==> flow/design.v <==
`timescale 1ns/1ps
module dut #(
    parameter int DATAW = 16
)(
    input  wire                 clk,
    input  wire                 rst_n,
    input  wire                 in_valid,
    output wire                 in_ready,
    input  wire signed [DATAW-1:0] in_data,
    output reg                  out_valid,
    input  wire                 out_ready,
    output reg signed [2*DATAW-1:0] out_data
);
    assign in_ready = rst_n && (!out_valid || out_ready);
    always @(posedge clk or negedge rst_n) begin
        if (!rst_n) begin
            out_valid <= 1'b0;
            out_data  <= '0;
        end else begin
            if (in_valid && in_ready) begin
                out_data  <= in_data * in_data;  
                out_valid <= 1'b1;
            end else if (out_valid && out_ready) begin
                out_valid <= 1'b0;
            end
        end
    end
endmodule
-- From RTL to reports: dut
What the tools print for dut, step after step.
Lines are those of the file above, counted from 1.
Library cell names are shortened.
Not given: --
- design top: dut
- clock input: clk
- standard-cell library: sky130hd
- corner: tt_025C_1v80

-- Elaborated design
Yosys after proc, flatten, opt, wreduce and memory -nomap, before mapping. Memory bits, and registers merged into a memory's read port (data or address), are not among the register bits. Print and check cells are not counted. Equal cells are merged and count once.
- noted flip-flop bits (word level): 33
- bits of input ports: 20
- noted output and inout bits: 34
- cells after elaboration at 11
- multipliers: 1
- noted multiplexer cells: 2
- reduce/logical cells at 6
- operator list (cell ; number):
    16-bit by 16-bit multiplier with 32-bit output ; 1
    1-bit logical AND ; 3
    2-bit nonzero test ; 1
    1-bit 2-to-1 mux ; 2
    1-bit logical OR ; 1
    1-bit logical NOT ; 1

-- Logic depth
Depth = most cells in a row (Yosys ltp): at word level without a register or memory, in the mapped netlist without a sequential cell, where the memories' decode and read muxes count.
- depth after elaboration: 5
- ABC_AREA: 0
- gate-level depth with buffers: 24
- depth with buffers taken out at 22

-- Mapped cells and area
The flow's flattened synthesis, as Yosys stat reports it; memories are mapped. The netlist is that of the ABC_AREA named above (0 if unset); the other value can give another one.
- cell count: 1138
- noted synthesis area: 10287.4 um2
- area of sequential cells: 800.8 um2
- noted flip-flop cells: 32
- buffer cells: 37
- cell types (cell ; number ; area in all (um2)):
    fa_1 ; 233 ; 4.66E+03
    inv_1 ; 329 ; 1.23E+03
    ha_1 ; 89 ; 1.11E+03
    dfrtp_1 ; 32 ; 800.768
    nand2_1 ; 125 ; 469.2
    and2_1 ; 43 ; 269.008
    xnor2_1 ; 28 ; 245.235
    nor2_1 ; 41 ; 153.898
    o21ai_0 ; 29 ; 145.139
    clkbuf_1 ; 31 ; 116.362
    xor2_1 ; 13 ; 113.859
    a21oi_1 ; 22 ; 110.106
    a211oi_1 ; 9 ; 67.565
    a21o_1 ; 8 ; 60.058
    o21ai_1 ; 12 ; 60.058
    o21bai_1 ; 6 ; 45.043
    a31oi_1 ; 7 ; 43.792
    nand2b_1 ; 7 ; 43.792
Not listed: further types 38, cells in them 74.

-- Timing after synthesis
Source: OpenSTA report_checks on the synthesized netlist (no wires, ideal clock, input and output delay 20% of the period each), path of least setup slack; recovery checks are left aside. Register names are those of the netlist, which keeps one name where synthesis merged equal registers.
- path kind: input-to-reg
- start: input port in_data[15]
- end: register out_data[30]
- noted clock period: 7.5 ns
- library setup time at 0.123 ns
- arrival: 7.106 ns
- noted data required time: 7.377 ns
- slack at 0.271 ns
- path delay: 5.729 ns
- stages at 22
- buffers on the path at 2
- synthesis period reached: 7.229 ns
"path delay" is the arrival time less input delay plus setup time.
"stages" counts driving pins, that of a launching flip-flop among them; a cell with two outputs on the path counts twice.
"synthesis period reached" is the clock period less the worst setup slack; recovery checks do not enter. This is arithmetic on one report: input and output delays are still those of the set period (20% each).
Between the ends stands the longest chain of elaborated cells between them, by number of cells; it is not shown to be the way that was timed. Of several equally long chains one is given.
Each line given opens the expression or statement behind the cell; cells for indexed reads and writes are added by Yosys, which also makes memories of some case tables.
- cell sequence: clkbuf_1 -> clkbuf_1 -> nand2_1 -> fa_1 -> inv_1 -> fa_1 -> inv_1 -> fa_1 -> fa_1 -> inv_1 -> fa_1 -> inv_1 -> fa_1 -> inv_1 -> ha_1 -> a21oi_1 -> o21bai_1 -> a21o_1 -> a41o_1 -> a311oi_1 -> xor2_1 -> o21ai_1
- length of the longest elaborated chain at 1
- elaborated cells between the ends (all ways) at 1
- RTL lines, path post-synthesis (element ; RTL line ; text):
    from (decl) ; 9 ; input  wire signed [DATAW-1:0] in_data,
    16-bit by 16-bit multiplier with 32-bit output ; 21 ; out_data  <= in_data * in_data;
    to (assign) ; 18 ; out_data  <= '0;
    to (assign) ; 21 ;
    to (decl) ; 12 ; output reg signed [2*DATAW-1:0] out_data

-- Timing after layout
From the final timing report of entry A: the path of least setup slack in the routed layout; clock arrival at registers is part of the times.
- path kind: input-to-reg
- start: input port in_data[14]
- end: register out_data[30]
- noted clock period: 7.5 ns
- library setup time at 0.12 ns
- arrival: 7.42 ns
- noted data required time: 7.66 ns
- slack at 0.24 ns
- stages at 21
- buffers on the path at 3
Between the ends stands the longest chain of elaborated cells between them, by number of cells; it is not shown to be the way that was timed. Of several equally long chains one is given.
- cell sequence: clkdlybuf4s50_1 -> buf_4 -> buf_6 -> nand2_1 -> fa_1 -> inv_1 -> fa_1 -> fa_1 -> fa_1 -> fa_1 -> inv_1 -> fa_1 -> inv_1 -> ha_1 -> a21oi_2 -> o21bai_1 -> a21o_1 -> a41o_1 -> a311oi_2 -> xor2_1 -> o21ai_1
- length of the longest elaborated chain at 1
- elaborated cells between the ends (all ways) at 1
- RTL lines, path post-layout (element ; RTL line ; text):
    from (decl) ; 9 ; input  wire signed [DATAW-1:0] in_data,
    16-bit by 16-bit multiplier with 32-bit output ; 21 ; out_data  <= in_data * in_data;
    to (assign) ; 18 ; out_data  <= '0;
    to (assign) ; 21 ;
    to (decl) ; 12 ; output reg signed [2*DATAW-1:0] out_data

Subject: dut on sky130hd, stored results

Hello all,

Settings and measured results of 3 stored flow runs for module dut (sky130hd), not sorted in any way. The constraints put input and output delay at 20% of the set period each and load the outputs with 0.01 pF.
"allowed time less slack (worst setup path)" = time allowed to the worst setup path (clock period - input delay - output delay, where it has them) - its slack; a late launch clock adds to it, a late capture clock takes from it.

Entry A
Settings were CORE_UTILIZATION = 19; GPL_ROUTABILITY_DRIVEN = 0; GPL_TIMING_DRIVEN = 0; period_ns = 7.5; CAP_MARGIN = 20; CORE_MARGIN = 2; SLEW_MARGIN = 20
- utilization of the finished layout at 0.223
- noted the synthesis area: 10,287.4 um2
- setup slack of the worst path at 0.242 ns
- area inside the die boundary at 56,022.2 um2
- allowed time less slack (worst setup path) at 5.76 ns
- critical path type: input-to-reg

Entry B
Settings were CELL_PAD_IN_SITES_GLOBAL_PLACEMENT = 1; CORE_ASPECT_RATIO = 0.56; CORE_MARGIN = 6; CORE_UTILIZATION = 19; CTS_CLUSTER_DIAMETER = 87; GPL_ROUTABILITY_DRIVEN = 0; GPL_TIMING_DRIVEN = 1; MIN_ROUTING_LAYER = met2; SLEW_MARGIN = 5; period_ns = 7.5; CAP_MARGIN = 20
- setup slack of the worst path at 0.149 ns
- area inside the die boundary at 60,109.8 um2
- noted the synthesis area: 10,287.4 um2
- utilization of the finished layout at 0.245
- allowed time less slack (worst setup path) at 5.85 ns
- critical path type: input-to-reg

Entry C
Settings were CORE_UTILIZATION = 19; CTS_CLUSTER_DIAMETER = 87; GPL_ROUTABILITY_DRIVEN = 0; GPL_TIMING_DRIVEN = 0; PLACE_DENSITY_LB_ADDON = 0.11; SLEW_MARGIN = 5; period_ns = 7.5; CAP_MARGIN = 20; CORE_MARGIN = 2
- utilization of the finished layout at 0.224
- noted the synthesis area: 10,287.4 um2
- setup slack of the worst path at 0.217 ns
- area inside the die boundary at 56,022.2 um2
- allowed time less slack (worst setup path) at 5.78 ns
- critical path type: input-to-reg

Thanks
